==> flow/design.v <==
module Mips_Processor (
    input             clk,
    input             rst,
    output     [15:0] mem_addr,
    output            mem_wr,
    output     [15:0] mem_wdata,
    input      [15:0] mem_rdata,
    output reg        wb_we,
    output reg [3:0]  wb_rd,
    output reg [15:0] wb_data
);
    localparam OP_ADD  = 4'd0,  OP_ADDM = 4'd1,  OP_SUB = 4'd2,  OP_ADDI = 4'd3;
    localparam OP_MUL  = 4'd4,  OP_AND  = 4'd5,  OP_SHL = 4'd6,  OP_LW   = 4'd7;
    localparam OP_LWI  = 4'd8,  OP_SW   = 4'd9,  OP_SWI = 4'd10, OP_CLR  = 4'd11;
    localparam OP_LI   = 4'd12, OP_CMP  = 4'd13, OP_BNE = 4'd14, OP_J    = 4'd15;
    reg  [15:0] pc;
    reg         ifid_valid;
    reg  [15:0] ifid_instr, ifid_pcp2;
    reg         idex_valid;
    reg  [3:0]  idex_op, idex_r1, idex_r2;
    reg  [15:0] idex_v1, idex_v2, idex_imm;
    reg         exmem_valid;
    reg  [3:0]  exmem_op, exmem_rd;
    reg  [15:0] exmem_res, exmem_s;
    reg         exmem_phase;
    reg  [15:0] sr, hi, lo;
    reg  [15:0] rf [0:15];
    function writes_reg(input [3:0] op);
        writes_reg = (op == OP_ADD) || (op == OP_ADDM) || (op == OP_SUB) || (op == OP_ADDI) ||
                     (op == OP_AND) || (op == OP_SHL) || (op == OP_LW) || (op == OP_LWI) ||
                     (op == OP_CLR) || (op == OP_LI);
    endfunction
    function uses_ba(input [3:0] op);
        uses_ba = (op == OP_ADDM) || (op == OP_LW) || (op == OP_LWI) || (op == OP_SW) || (op == OP_SWI);
    endfunction
    function uses_mem(input [3:0] op);
        uses_mem = uses_ba(op);
    endfunction
    function is_load(input [3:0] op);
        is_load = (op == OP_ADDM) || (op == OP_LW) || (op == OP_LWI);
    endfunction
    function b_is_reg(input [3:0] op);
        b_is_reg = (op == OP_ADD) || (op == OP_SUB) || (op == OP_MUL) || (op == OP_AND) || (op == OP_CMP);
    endfunction
    function b_shifted(input [3:0] op);
        b_shifted = (op == OP_ADDM) || (op == OP_LW) || (op == OP_LI);
    endfunction
    function real_rd(input [3:0] r);
        real_rd = (r != 4'd0) && (r != 4'd9) && (r != 4'd12) && (r != 4'd13);
    endfunction
    wire mem_port   = exmem_valid && uses_mem(exmem_op);
    wire two_phase  = (exmem_op == OP_LWI) || (exmem_op == OP_SWI);
    wire stall_mem  = exmem_valid && two_phase && !exmem_phase;
    wire [15:0] data_addr = exmem_res;
    assign mem_addr  = mem_port ? data_addr : pc;
    assign mem_wr    = exmem_valid && ((exmem_op == OP_SW) || (exmem_op == OP_SWI && exmem_phase));
    assign mem_wdata = exmem_s;
    reg [15:0] mem_result;
    always @* begin
        case (exmem_op)
            OP_ADDM:       mem_result = exmem_s + mem_rdata;
            OP_LW, OP_LWI: mem_result = mem_rdata;
            default:       mem_result = exmem_res;
        endcase
    end
    wire mem_we       = exmem_valid && writes_reg(exmem_op) && !stall_mem;
    wire mem_fwd_ok   = exmem_valid && writes_reg(exmem_op) && !is_load(exmem_op) && real_rd(exmem_rd);
    wire wb_real      = wb_we && real_rd(wb_rd);
    function [15:0] fwd(input [3:0] r, input [15:0] v);
        if (mem_fwd_ok && exmem_rd == r)
            fwd = exmem_res;
        else if (wb_real && wb_rd == r)
            fwd = wb_data;
        else
            fwd = v;
    endfunction
    wire [15:0] f1 = fwd(idex_r1, idex_v1);
    wire [15:0] f2 = fwd(idex_r2, idex_v2);
    wire [15:0] ex_a = uses_ba(idex_op) ? f2 : f1;
    wire [15:0] ex_b = b_is_reg(idex_op) ? f2 : idex_imm;
    wire [16:0] ex_diff = {1'b0, ex_a} + {1'b0, ~ex_b} + 17'd1;
    wire        ex_eq   = (ex_a == ex_b);
    wire [31:0] ex_prod = ex_a * ex_b;
    wire [15:0] ex_shl  = (ex_b[15:4] != 12'd0) ? 16'd0 : (ex_a << ex_b[3:0]);
    reg [15:0] ex_res;
    always @* begin
        case (idex_op)
            OP_SUB:  ex_res = ex_diff[15:0];
            OP_AND:  ex_res = ex_a & ex_b;
            OP_SHL:  ex_res = ex_shl;
            OP_CLR:  ex_res = 16'd0;
            OP_LI:   ex_res = ex_b;
            default: ex_res = ex_a + ex_b;
        endcase
    end
    wire [15:0] ex_sr = {ex_eq, ex_diff[15], ex_diff[16],
                         (ex_a[15] != ex_b[15]) && (ex_diff[15] != ex_a[15]), 12'd0};
    wire [3:0]  id_op = ifid_instr[15:12];
    wire [3:0]  id_r1 = ifid_instr[11:8];
    wire [3:0]  id_r2 = uses_ba(id_op) ? 4'd10 : ifid_instr[7:4];
    wire [15:0] id_sx = {{8{ifid_instr[7]}}, ifid_instr[7:0]};
    wire [15:0] id_imm = b_shifted(id_op) ? {id_sx[14:0], 1'b0} : id_sx;
    function [15:0] rd_reg(input [3:0] r);
        if (r == 4'd0)
            rd_reg = 16'd0;
        else if (r == 4'd9)
            rd_reg = sr;
        else if (r == 4'd12)
            rd_reg = hi;
        else if (r == 4'd13)
            rd_reg = lo;
        else if (wb_real && wb_rd == r)
            rd_reg = wb_data;
        else
            rd_reg = rf[r];
    endfunction
    wire id_reads1 = ifid_valid && (id_op != OP_LI) && (id_op != OP_CLR) && (id_op != OP_BNE) &&
                     (id_op != OP_J) && (!uses_ba(id_op) || id_op == OP_ADDM || id_op == OP_SW || id_op == OP_SWI);
    wire id_reads2 = ifid_valid && (b_is_reg(id_op) || uses_ba(id_op));
    wire ex_load   = idex_valid && writes_reg(idex_op) && is_load(idex_op);
    wire load_use  = ex_load && ((id_reads1 && id_r1 == idex_r1) || (id_reads2 && id_r2 == idex_r1));
    function spec_hit(input [3:0] r);
        spec_hit = idex_valid && (((idex_op == OP_CMP) && r == 4'd9) ||
                                  ((idex_op == OP_MUL) && (r == 4'd12 || r == 4'd13)));
    endfunction
    wire spec_use  = (id_reads1 && spec_hit(id_r1)) || (id_reads2 && spec_hit(id_r2));
    wire stall_id  = load_use || spec_use;
    wire id_go     = ifid_valid && !stall_mem && !stall_id;
    wire ex_cmp    = idex_valid && (idex_op == OP_CMP);
    wire br_taken  = ifid_valid && (id_op == OP_BNE) && (ex_cmp ? !ex_eq : !sr[15]);
    wire redirect  = id_go && (br_taken || id_op == OP_J);
    wire [15:0] br_target = ifid_pcp2 + {id_sx[14:0], 1'b0};
    wire [15:0] j_target  = {ifid_pcp2[15:13], ifid_instr[11:0], 1'b0};
    wire fetch    = !mem_port;                  
    wire if_hold  = stall_mem || (ifid_valid && stall_id);
    wire [15:0] pcp2 = pc + 16'd2;
    integer i;
    always @(posedge clk) begin
        if (rst) begin
            pc <= 16'd0;
            ifid_valid <= 1'b0;
            idex_valid <= 1'b0;
            exmem_valid <= 1'b0;
            exmem_phase <= 1'b0;
            wb_we <= 1'b0;
            sr <= 16'd0;
            hi <= 16'd0;
            lo <= 16'd0;
            for (i = 0; i < 16; i = i + 1)
                rf[i] <= 16'd0;
        end else begin
            if (wb_real)
                rf[wb_rd] <= wb_data;
            wb_we   <= mem_we;
            wb_rd   <= exmem_rd;
            wb_data <= mem_result;
            if (stall_mem) begin
                exmem_phase <= 1'b1;
                exmem_res   <= mem_rdata;
                idex_v1     <= f1;
                idex_v2     <= f2;
            end else begin
                exmem_valid <= idex_valid && (idex_op != OP_BNE) && (idex_op != OP_J);
                exmem_op    <= idex_op;
                exmem_rd    <= idex_r1;
                exmem_res   <= ex_res;
                exmem_s     <= f1;
                exmem_phase <= 1'b0;
                if (idex_valid && idex_op == OP_CMP)
                    sr <= ex_sr;
                if (idex_valid && idex_op == OP_MUL) begin
                    hi <= ex_prod[31:16];
                    lo <= ex_prod[15:0];
                end
                idex_valid <= id_go;
                idex_op    <= id_op;
                idex_r1    <= id_r1;
                idex_r2    <= id_r2;
                idex_v1    <= rd_reg(id_r1);
                idex_v2    <= rd_reg(id_r2);
                idex_imm   <= id_imm;
            end
            if (redirect) begin
                pc <= (id_op == OP_J) ? j_target : br_target;
                ifid_valid <= 1'b0;
            end else if (!if_hold) begin
                if (fetch) begin
                    pc <= pcp2;
                    ifid_valid <= 1'b1;
                    ifid_instr <= mem_rdata;
                    ifid_pcp2  <= pcp2;
                end else begin
                    ifid_valid <= 1'b0;
                end
            end
        end
    end
endmodule
# Step by step through the tools: Mips_Processor
# Each step is given for the RTL above and for the edited RTL.
# Lines under "orig" count in the file above, lines under "edited" in the edited file.
# "delta" is "edited" less "orig", of the values as shown; "rel_change_pct" is that difference over "orig", in percent.
# Operators: Yosys type, input widths -> output width; for muxes data width and select width s.
# Cell names lack the library's common part.
# The mark - stands for no value.
[setup] top="Mips_Processor" clk_port="clk" cell_library="sky130hd" corner="tt_025C_1v80"

# Edit of the RTL
# The edit as a unified diff against the file above.
# The edit is scripted: it alters the design's behaviour and was not made to optimise anything.
# begin of diff
@@ -134,5 +134,5 @@
     wire fetch    = !mem_port;                  
     wire if_hold  = stall_mem || (ifid_valid && stall_id);
-    wire [15:0] pcp2 = pc + 16'd2;
+    wire [15:0] pcp2 = pc - 16'd2;
     integer i;
     always @(posedge clk) begin
# end of diff

# Word level
# Yosys after proc, flatten, opt, wreduce and memory -nomap, before mapping. Print and check cells are not counted. Equal cells are merged and count once.
# Memory sizes are those after Yosys's memory passes, which may raise the word count (mostly to a power of two), join words into wider ones and drop unused or constant bits.
[word_totals] item="ff_bits" orig=202 edited=202 delta=0 rel_change_pct=0.00
[word_totals] item="latch_bits" orig=0 edited=0 delta=0
[word_totals] item="ram_bits" orig=256 edited=256 delta=0 rel_change_pct=0.00
[word_totals] item="romBits" orig=0 edited=0 delta=0
[word_totals] item="n_memories" orig=1 edited=1 delta=0 rel_change_pct=0.00
[word_totals] item="inputBits" orig=18 edited=18 delta=0 rel_change_pct=0.00
[word_totals] item="output_inout_bits" orig=54 edited=54 delta=0 rel_change_pct=0.00
[word_totals] item="wordCells" orig=275 edited=275 delta=0 rel_change_pct=0.00
[classes] item="add_sub_neg" orig=6 edited=6 delta=0 rel_change_pct=0.00
[classes] item="multipliers" orig=1 edited=1 delta=0 rel_change_pct=0.00
[classes] item="div" orig=0 edited=0 delta=0
[classes] item="n_cmp" orig=0 edited=0 delta=0
[classes] item="eq_ne" orig=67 edited=67 delta=0 rel_change_pct=0.00
[classes] item="n_shift" orig=1 edited=1 delta=0 rel_change_pct=0.00
[classes] item="mux" orig=40 edited=40 delta=0 rel_change_pct=0.00
[classes] item="bitwise" orig=7 edited=7 delta=0 rel_change_pct=0.00
[classes] item="reduce_and_logical" orig=128 edited=128 delta=0 rel_change_pct=0.00
[ops] operator="$add 16x2->16 const B" orig=1 edited=0 delta=-1 rel_change_pct=-100.00
[ops] operator="$sub 16x2->16 const B" orig=0 edited=1 delta=1
[ops] operator="$logic_or 1x1->1" orig=54 edited=54 delta=0 rel_change_pct=0.00
[ops] operator="$logic_and 1x1->1" orig=52 edited=52 delta=0 rel_change_pct=0.00
[ops] operator="$mux 16" orig=27 edited=27 delta=0 rel_change_pct=0.00
[ops] operator="$eq 4x4->1 const B" orig=24 edited=24 delta=0 rel_change_pct=0.00
[ops] operator="$ne 4x4->1 const B" orig=12 edited=12 delta=0 rel_change_pct=0.00
[ops] operator="$eq 4x3->1 const B" orig=10 edited=10 delta=0 rel_change_pct=0.00
[ops] operator="$eq 4x4->1" orig=8 edited=8 delta=0 rel_change_pct=0.00
[ops] operator="$logic_not 1->1" orig=7 edited=7 delta=0 rel_change_pct=0.00
[ops] operator="$mux 1" orig=6 edited=6 delta=0 rel_change_pct=0.00
[ops] operator="$eq 4x2->1 const B" orig=5 edited=5 delta=0 rel_change_pct=0.00
[ops] operator="$logic_not 4->1" orig=5 edited=5 delta=0 rel_change_pct=0.00
[ops] operator="$not 1->1" orig=5 edited=5 delta=0 rel_change_pct=0.00
[ops] operator="$mux 4" orig=4 edited=4 delta=0 rel_change_pct=0.00
[ops] operator="$reduce_and 2->1" orig=4 edited=4 delta=0 rel_change_pct=0.00
[ops] operator="$add 16x16->16" orig=3 edited=3 delta=0 rel_change_pct=0.00
[ops] operator="$eq 4x1->1 const B" orig=3 edited=3 delta=0 rel_change_pct=0.00
[ops] operator="$ne 1x1->1" orig=2 edited=2 delta=0 rel_change_pct=0.00
[ops] operator="$reduce_bool 4->1" orig=2 edited=2 delta=0 rel_change_pct=0.00
[ops] operator="$reduce_or 2->1" orig=2 edited=2 delta=0 rel_change_pct=0.00
[ops] operator="$add 16x16->17" orig=1 edited=1 delta=0 rel_change_pct=0.00
[ops] operator="$add 17x1->17 const B" orig=1 edited=1 delta=0 rel_change_pct=0.00
[ops] operator="$and 16x16->16" orig=1 edited=1 delta=0 rel_change_pct=0.00
[ops] operator="$eq 16x16->1" orig=1 edited=1 delta=0 rel_change_pct=0.00
[ops] operator="$mul 16x16->32" orig=1 edited=1 delta=0 rel_change_pct=0.00
[ops] operator="$mux 8" orig=1 edited=1 delta=0 rel_change_pct=0.00
[ops] operator="$ne 2x1->1 const B" orig=1 edited=1 delta=0 rel_change_pct=0.00
# Not every row of either side is listed.

# Depth
# Longest topological path by Yosys (ltp), each cell counted once; first at word level (registers and memories cut), then after technology mapping (sequential cells cut; the memories' decode and read muxes count).
[logic_depth] item="depth_word" orig=25 edited=25 delta=0 rel_change_pct=0.00
[logic_depth] item="ABC_AREA" orig="0" edited="0"
[logic_depth] item="ltp_mapped" orig=37 edited=39 delta=2 rel_change_pct=5.41
[logic_depth] item="mapped_depth_nobuf" orig=31 edited=35 delta=4 rel_change_pct=12.90

# Mapped cells and area
# The flow's flattened synthesis, as Yosys stat reports it; memories are mapped. The netlist is that of the ABC_AREA named above (0 if unset); the other value can give another one.
[types] cell="nand3_1" orig=92 edited=27 delta=-65 rel_change_pct=-70.65
[types] cell="mux2i_1" orig=82 edited=142 delta=60 rel_change_pct=73.17
[types] cell="a21oi_1" orig=170 edited=196 delta=26 rel_change_pct=15.29
[types] cell="and2_1" orig=202 edited=227 delta=25 rel_change_pct=12.38
[types] cell="inv_1" orig=280 edited=303 delta=23 rel_change_pct=8.21
[types] cell="nor2_1" orig=284 edited=262 delta=-22 rel_change_pct=-7.75
[types] cell="nor3_1" orig=51 edited=31 delta=-20 rel_change_pct=-39.22
[types] cell="a311oi_1" orig=27 edited=8 delta=-19 rel_change_pct=-70.37
[types] cell="and3_1" orig=25 edited=7 delta=-18 rel_change_pct=-72.00
[types] cell="mux4_2" orig=80 edited=96 delta=16 rel_change_pct=20.00
[types] cell="mux2_2" orig=38 edited=22 delta=-16 rel_change_pct=-42.11
[types] cell="nand4_1" orig=32 edited=16 delta=-16 rel_change_pct=-50.00
[types] cell="nor2b_1" orig=53 edited=68 delta=15 rel_change_pct=28.30
[types] cell="o21a_1" orig=26 edited=11 delta=-15 rel_change_pct=-57.69
[types] cell="nor4_1" orig=21 edited=6 delta=-15 rel_change_pct=-71.43
[types] cell="o22ai_1" orig=16 edited=30 delta=14 rel_change_pct=87.50
[types] cell="nand2_1" orig=404 edited=391 delta=-13 rel_change_pct=-3.22
[types] cell="buf_1" orig=31 edited=18 delta=-13 rel_change_pct=-41.94
# Not every row of either side is listed.
[mapped] item="stdcells" orig=3664 edited=3574 delta=-90 rel_change_pct=-2.46
[mapped] item="yosys_area_um2" orig=36456.2 edited=36227.2 delta=-229.0 rel_change_pct=-0.63
[mapped] item="sequential_area_um2" orig=13262.7 edited=13262.7 delta=0.0 rel_change_pct=0.00
[mapped] item="ffs" orig=462 edited=462 delta=0 rel_change_pct=0.00
[mapped] item="buffers" orig=241 edited=228 delta=-13 rel_change_pct=-5.39

# Timing after synthesis
# Source: OpenSTA report_checks on the synthesized netlist (no wires, ideal clock, input and output delay 20% of the period each), path of least setup slack; recovery checks are left aside. Register names are those of the netlist, which keeps one name where synthesis merged equal registers.
[synth_path] item="kind" orig="flip-flop to flip-flop" edited="flip-flop to flip-flop"
[synth_path] item="start" orig="reg exmem_op[1]" edited="reg exmem_op[3]"
[synth_path] item="end" orig="reg hi[15]" edited="reg hi[15]"
[synth_path] item="tclk_ns" orig=11.0 edited=11.0 delta=0.0 rel_change_pct=0.00
[synth_path] item="setup_time_ns" orig=0.143 edited=0.086 delta=-0.057
[synth_path] item="t_first_pin_ns" orig=0.000 edited=0.000 delta=0.000
[synth_path] item="t_arrival_ns" orig=8.620 edited=8.296 delta=-0.324 rel_change_pct=-3.76
[synth_path] item="t_required_ns" orig=10.857 edited=10.914 delta=0.057 rel_change_pct=0.53
[synth_path] item="setup_slack_ns" orig=2.237 edited=2.618 delta=0.381
[synth_path] item="delay_ns" orig=8.763 edited=8.382 delta=-0.381 rel_change_pct=-4.35
[synth_path] item="driving_pins" orig=33 edited=34 delta=1 rel_change_pct=3.03
[synth_path] item="n_path_buf" orig=5 edited=5 delta=0 rel_change_pct=0.00
[synth_path] item="synth_period_reached_ns" orig=8.763 edited=8.382 delta=-0.381 rel_change_pct=-4.35
# "delay_ns" is the arrival time less input delay plus setup time.
# "driving_pins" counts driving pins, that of a launching flip-flop among them; a cell with two outputs on the path counts twice.
# "synth_period_reached_ns" = period - worst setup slack (recovery checks aside). The figure is calculated, with input and output delays left at 20% of the set period.
# Between the ends stands the longest chain of elaborated cells between them, by number of cells; it is not shown to be the way that was timed. Of several equally long chains one is given.
# A line is the first line of the expression or statement that the cell stems from. Yosys adds cells for indexed reads and writes and turns some case tables into memories.
[synth_via_orig] path_cell_list="edfxtp_1 -> and4b_4 -> nor3_4 -> or4b_1 -> buf_2 -> buf_2 -> buf_2 -> buf_2 -> or2_2 -> a31oi_1 -> clkbuf_1 -> nor2_1 -> fa_1 -> inv_1 -> fa_1 -> fa_1 -> inv_1 -> fa_1 -> fa_1 -> inv_1 -> fa_1 -> inv_1 -> ha_1 -> a21o_1 -> a21o_1 -> a221oi_1 -> a31oi_1 -> a31o_2 -> a31oi_1 -> o211ai_1 -> a32oi_1 -> a221o_1 -> a41oi_1" elab_chain_cells=17 cells_between=38 classes_between="1 x mul; 10 x eq/ne; 4 x mux; 1 x logic; 22 x reduce/logical"
[synth_rtl_orig] item="start: declaration" line_no=23 text="reg  [3:0]  exmem_op, exmem_rd;"
[synth_rtl_orig] item="start: assignment" line_no=164 text="exmem_op    <= idex_op;"
[synth_rtl_orig] item="$logic_not 4->1" line_no=29 text="writes_reg = (op == OP_ADD) || (op == OP_ADDM) || (op == OP_SUB) || (op == OP_ADDI) ||"
[synth_rtl_orig] item="$logic_or 1x1->1 (9 in a row)" line_no=29
[synth_rtl_orig] item="$logic_and 1x1->1 (3 in a row)" line_no=67 text="wire mem_fwd_ok   = exmem_valid && writes_reg(exmem_op) && !is_load(exmem_op) && real_rd(exmem_rd);"
[synth_rtl_orig] item="$logic_and 1x1->1" line_no=70 text="if (mem_fwd_ok && exmem_rd == r)"
[synth_rtl_orig] item="$mux 16" line_no=70
[synth_rtl_orig] item="$mux 16" line_no=79 text="wire [15:0] ex_a = uses_ba(idex_op) ? f2 : f1;"
[synth_rtl_orig] item="$mul 16x16->32" line_no=83 text="wire [31:0] ex_prod = ex_a * ex_b;"
[synth_rtl_orig] item="end: assignment" line_no=147 text="hi <= 16'd0;"
[synth_rtl_orig] item="end: assignment" line_no=172 text="hi <= ex_prod[31:16];"
[synth_rtl_orig] item="end: declaration" line_no=26 text="reg  [15:0] sr, hi, lo;"
[synth_via_edited] path_cell_list="edfxtp_1 -> nor4b_1 -> nor3_4 -> or4b_1 -> buf_2 -> buf_2 -> clkbuf_1 -> clkbuf_1 -> o21ai_0 -> o21ai_1 -> clkbuf_1 -> nand2_1 -> fa_1 -> inv_1 -> fa_1 -> inv_1 -> fa_1 -> inv_1 -> fa_1 -> fa_1 -> inv_1 -> fa_1 -> inv_1 -> ha_1 -> a21o_1 -> a21o_1 -> a21oi_1 -> a21boi_0 -> and2_1 -> o21bai_1 -> a31oi_1 -> nor4_1 -> o32ai_1 -> a211oi_1" elab_chain_cells=17 cells_between=38 classes_between="1 x mul; 10 x eq/ne; 4 x mux; 1 x logic; 22 x reduce/logical"
[synth_rtl_edited] item="start: declaration" line_no=23 text="reg  [3:0]  exmem_op, exmem_rd;"
[synth_rtl_edited] item="start: assignment" line_no=164 text="exmem_op    <= idex_op;"
[synth_rtl_edited] item="$logic_not 4->1" line_no=29 text="writes_reg = (op == OP_ADD) || (op == OP_ADDM) || (op == OP_SUB) || (op == OP_ADDI) ||"
[synth_rtl_edited] item="$logic_or 1x1->1 (9 in a row)" line_no=29
[synth_rtl_edited] item="$logic_and 1x1->1 (3 in a row)" line_no=67 text="wire mem_fwd_ok   = exmem_valid && writes_reg(exmem_op) && !is_load(exmem_op) && real_rd(exmem_rd);"
[synth_rtl_edited] item="$logic_and 1x1->1" line_no=70 text="if (mem_fwd_ok && exmem_rd == r)"
[synth_rtl_edited] item="$mux 16" line_no=70
[synth_rtl_edited] item="$mux 16" line_no=79 text="wire [15:0] ex_a = uses_ba(idex_op) ? f2 : f1;"
[synth_rtl_edited] item="$mul 16x16->32" line_no=83 text="wire [31:0] ex_prod = ex_a * ex_b;"
[synth_rtl_edited] item="end: assignment" line_no=147 text="hi <= 16'd0;"
[synth_rtl_edited] item="end: assignment" line_no=172 text="hi <= ex_prod[31:16];"
[synth_rtl_edited] item="end: declaration" line_no=26 text="reg  [15:0] sr, hi, lo;"

# Timing after layout
# From the final timing report of each run of pair A: the path of least setup slack in the routed layout; clock arrival at registers is part of the times.
[layout_path] item="kind" orig="flip-flop to flip-flop" edited="flip-flop to flip-flop"
[layout_path] item="start" orig="reg exmem_op[0]" edited="reg exmem_op[3]"
[layout_path] item="end" orig="reg hi[15]" edited="reg hi[15]"
[layout_path] item="tclk_ns" orig=11.0 edited=11.0 delta=0.0 rel_change_pct=0.00
[layout_path] item="setup_time_ns" orig=0.17 edited=0.08 delta=-0.09
[layout_path] item="t_first_pin_ns" orig=0.61 edited=0.62 delta=0.01 rel_change_pct=1.64
[layout_path] item="t_arrival_ns" orig=10.67 edited=10.34 delta=-0.33 rel_change_pct=-3.09
[layout_path] item="t_required_ns" orig=11.45 edited=11.54 delta=0.09 rel_change_pct=0.79
[layout_path] item="setup_slack_ns" orig=0.78 edited=1.19 delta=0.41
[layout_path] item="driving_pins" orig=31 edited=29 delta=-2 rel_change_pct=-6.45
[layout_path] item="n_path_buf" orig=2 edited=0 delta=-2 rel_change_pct=-100.00
# Between the ends stands the longest chain of elaborated cells between them, by number of cells; it is not shown to be the way that was timed. Of several equally long chains one is given.
[layout_via_orig] path_cell_list="edfxtp_1 -> nor4b_2 -> nor3_4 -> buf_4 -> or4b_1 -> buf_4 -> mux2_4 -> o221ai_2 -> inv_1 -> ha_1 -> inv_1 -> fa_1 -> inv_1 -> fa_1 -> fa_1 -> fa_1 -> fa_1 -> inv_1 -> fa_1 -> inv_1 -> ha_1 -> nand2_1 -> nor2_1 -> a221oi_1 -> a31oi_1 -> a31o_2 -> a31oi_1 -> o211ai_1 -> a32oi_1 -> a221o_1 -> a41oi_1" elab_chain_cells=17 cells_between=38 classes_between="1 x mul; 10 x eq/ne; 4 x mux; 1 x logic; 22 x reduce/logical"
[layout_rtl_orig] item="start: declaration" line_no=23 text="reg  [3:0]  exmem_op, exmem_rd;"
[layout_rtl_orig] item="start: assignment" line_no=164 text="exmem_op    <= idex_op;"
[layout_rtl_orig] item="$logic_not 4->1" line_no=29 text="writes_reg = (op == OP_ADD) || (op == OP_ADDM) || (op == OP_SUB) || (op == OP_ADDI) ||"
[layout_rtl_orig] item="$logic_or 1x1->1 (9 in a row)" line_no=29
[layout_rtl_orig] item="$logic_and 1x1->1 (3 in a row)" line_no=67 text="wire mem_fwd_ok   = exmem_valid && writes_reg(exmem_op) && !is_load(exmem_op) && real_rd(exmem_rd);"
[layout_rtl_orig] item="$logic_and 1x1->1" line_no=70 text="if (mem_fwd_ok && exmem_rd == r)"
[layout_rtl_orig] item="$mux 16" line_no=70
[layout_rtl_orig] item="$mux 16" line_no=79 text="wire [15:0] ex_a = uses_ba(idex_op) ? f2 : f1;"
[layout_rtl_orig] item="$mul 16x16->32" line_no=83 text="wire [31:0] ex_prod = ex_a * ex_b;"
[layout_rtl_orig] item="end: assignment" line_no=147 text="hi <= 16'd0;"
[layout_rtl_orig] item="end: assignment" line_no=172 text="hi <= ex_prod[31:16];"
[layout_rtl_orig] item="end: declaration" line_no=26 text="reg  [15:0] sr, hi, lo;"
[layout_via_edited] path_cell_list="edfxtp_1 -> nor4b_1 -> nor3_4 -> nor4b_2 -> nor2_1 -> a221o_1 -> inv_1 -> ha_1 -> fa_1 -> inv_1 -> fa_1 -> fa_1 -> fa_1 -> inv_1 -> fa_1 -> inv_1 -> fa_1 -> inv_1 -> ha_1 -> o21ai_0 -> a21boi_0 -> o2111ai_1 -> a21boi_0 -> and2_1 -> o21bai_1 -> a31oi_1 -> nor4_1 -> a311o_1 -> a211oi_1" elab_chain_cells=17 cells_between=38 classes_between="1 x mul; 10 x eq/ne; 4 x mux; 1 x logic; 22 x reduce/logical"
[layout_rtl_edited] item="start: declaration" line_no=23 text="reg  [3:0]  exmem_op, exmem_rd;"
[layout_rtl_edited] item="start: assignment" line_no=164 text="exmem_op    <= idex_op;"
[layout_rtl_edited] item="$logic_not 4->1" line_no=29 text="writes_reg = (op == OP_ADD) || (op == OP_ADDM) || (op == OP_SUB) || (op == OP_ADDI) ||"
[layout_rtl_edited] item="$logic_or 1x1->1 (9 in a row)" line_no=29
[layout_rtl_edited] item="$logic_and 1x1->1 (3 in a row)" line_no=67 text="wire mem_fwd_ok   = exmem_valid && writes_reg(exmem_op) && !is_load(exmem_op) && real_rd(exmem_rd);"
[layout_rtl_edited] item="$logic_and 1x1->1" line_no=70 text="if (mem_fwd_ok && exmem_rd == r)"
[layout_rtl_edited] item="$mux 16" line_no=70
[layout_rtl_edited] item="$mux 16" line_no=79 text="wire [15:0] ex_a = uses_ba(idex_op) ? f2 : f1;"
[layout_rtl_edited] item="$mul 16x16->32" line_no=83 text="wire [31:0] ex_prod = ex_a * ex_b;"
[layout_rtl_edited] item="end: assignment" line_no=147 text="hi <= 16'd0;"
[layout_rtl_edited] item="end: assignment" line_no=172 text="hi <= ex_prod[31:16];"
[layout_rtl_edited] item="end: declaration" line_no=26 text="reg  [15:0] sr, hi, lo;"

# Flow runs
# Runs of the flow (Yosys, OpenROAD) on both versions; the two runs of a pair have the same settings. The constraints put input and output delay at 20% of the set period each and load the outputs with 0.01 pF.
[settings_pair_A] CORE_UTILIZATION=40 PLACE_DENSITY=0.6 period_ns=11.0 CAP_MARGIN=20 CORE_MARGIN=2 SLEW_MARGIN=20
[measured_pair_A] item="synth_area_um2" orig=36456.2 edited=36227.2 delta=-229.0 rel_change_pct=-0.63
[measured_pair_A] item="design_die_area_um2" orig=93571.8 edited=92991.5 delta=-580.3 rel_change_pct=-0.62
[measured_pair_A] item="final_stdcell_area_um2" orig=40393.7 edited=40386.2 delta=-7.5 rel_change_pct=-0.02
[measured_pair_A] item="finish.utilization_pct" orig=44.8 edited=44.9 delta=0.1
[measured_pair_A] item="worst_setup_slack_ns" orig=0.779 edited=1.193 delta=0.414
[measured_pair_A] item="setupTns_ns" orig=0.000 edited=0.000 delta=0.000
[measured_pair_A] item="final_hold_ws_ns" orig=0.490 edited=0.472 delta=-0.018
[measured_pair_A] item="design_power_uw" orig=14007 edited=13807 delta=-200 rel_change_pct=-1.43
[measured_pair_A] item="clock_period_reached_ns" orig=10.221 edited=9.807 delta=-0.414 rel_change_pct=-4.05
[settings_pair_B] CORE_ASPECT_RATIO=1.04 CORE_UTILIZATION=70 CTS_CLUSTER_DIAMETER=342 CTS_CLUSTER_SIZE=24 GPL_ROUTABILITY_DRIVEN=1 GPL_TIMING_DRIVEN=1 PLACE_DENSITY=0.65 SETUP_SLACK_MARGIN=0.05 SLEW_MARGIN=25 TNS_END_PERCENT=100 period_ns=6.23 CAP_MARGIN=20 CORE_MARGIN=2
[measured_pair_B] item="synth_area_um2" orig=36456.2 edited=36227.2 delta=-229.0 rel_change_pct=-0.63
[measured_pair_B] item="design_die_area_um2" orig=53922.4 edited=53589.7 delta=-332.7 rel_change_pct=-0.62
[measured_pair_B] item="final_stdcell_area_um2" orig=43793.3 edited=43554.3 delta=-239.0 rel_change_pct=-0.55
[measured_pair_B] item="finish.utilization_pct" orig=84.9 edited=84.6 delta=-0.3
[measured_pair_B] item="worst_setup_slack_ns" orig=-2.112 edited=-2.191 delta=-0.079
[measured_pair_B] item="setupTns_ns" orig=-38.565 edited=-43.819 delta=-5.254
[measured_pair_B] item="final_hold_ws_ns" orig=0.490 edited=0.495 delta=0.005
[measured_pair_B] item="clock_period_reached_ns" orig=8.342 edited=8.421 delta=0.079 rel_change_pct=0.95
# "clock_period_reached_ns" = clock period - worst setup slack. The figure is calculated, with input and output delays left at 20% of the set period.
# "design_power_uw" is the tool's figure for a default switching activity; nothing was simulated.
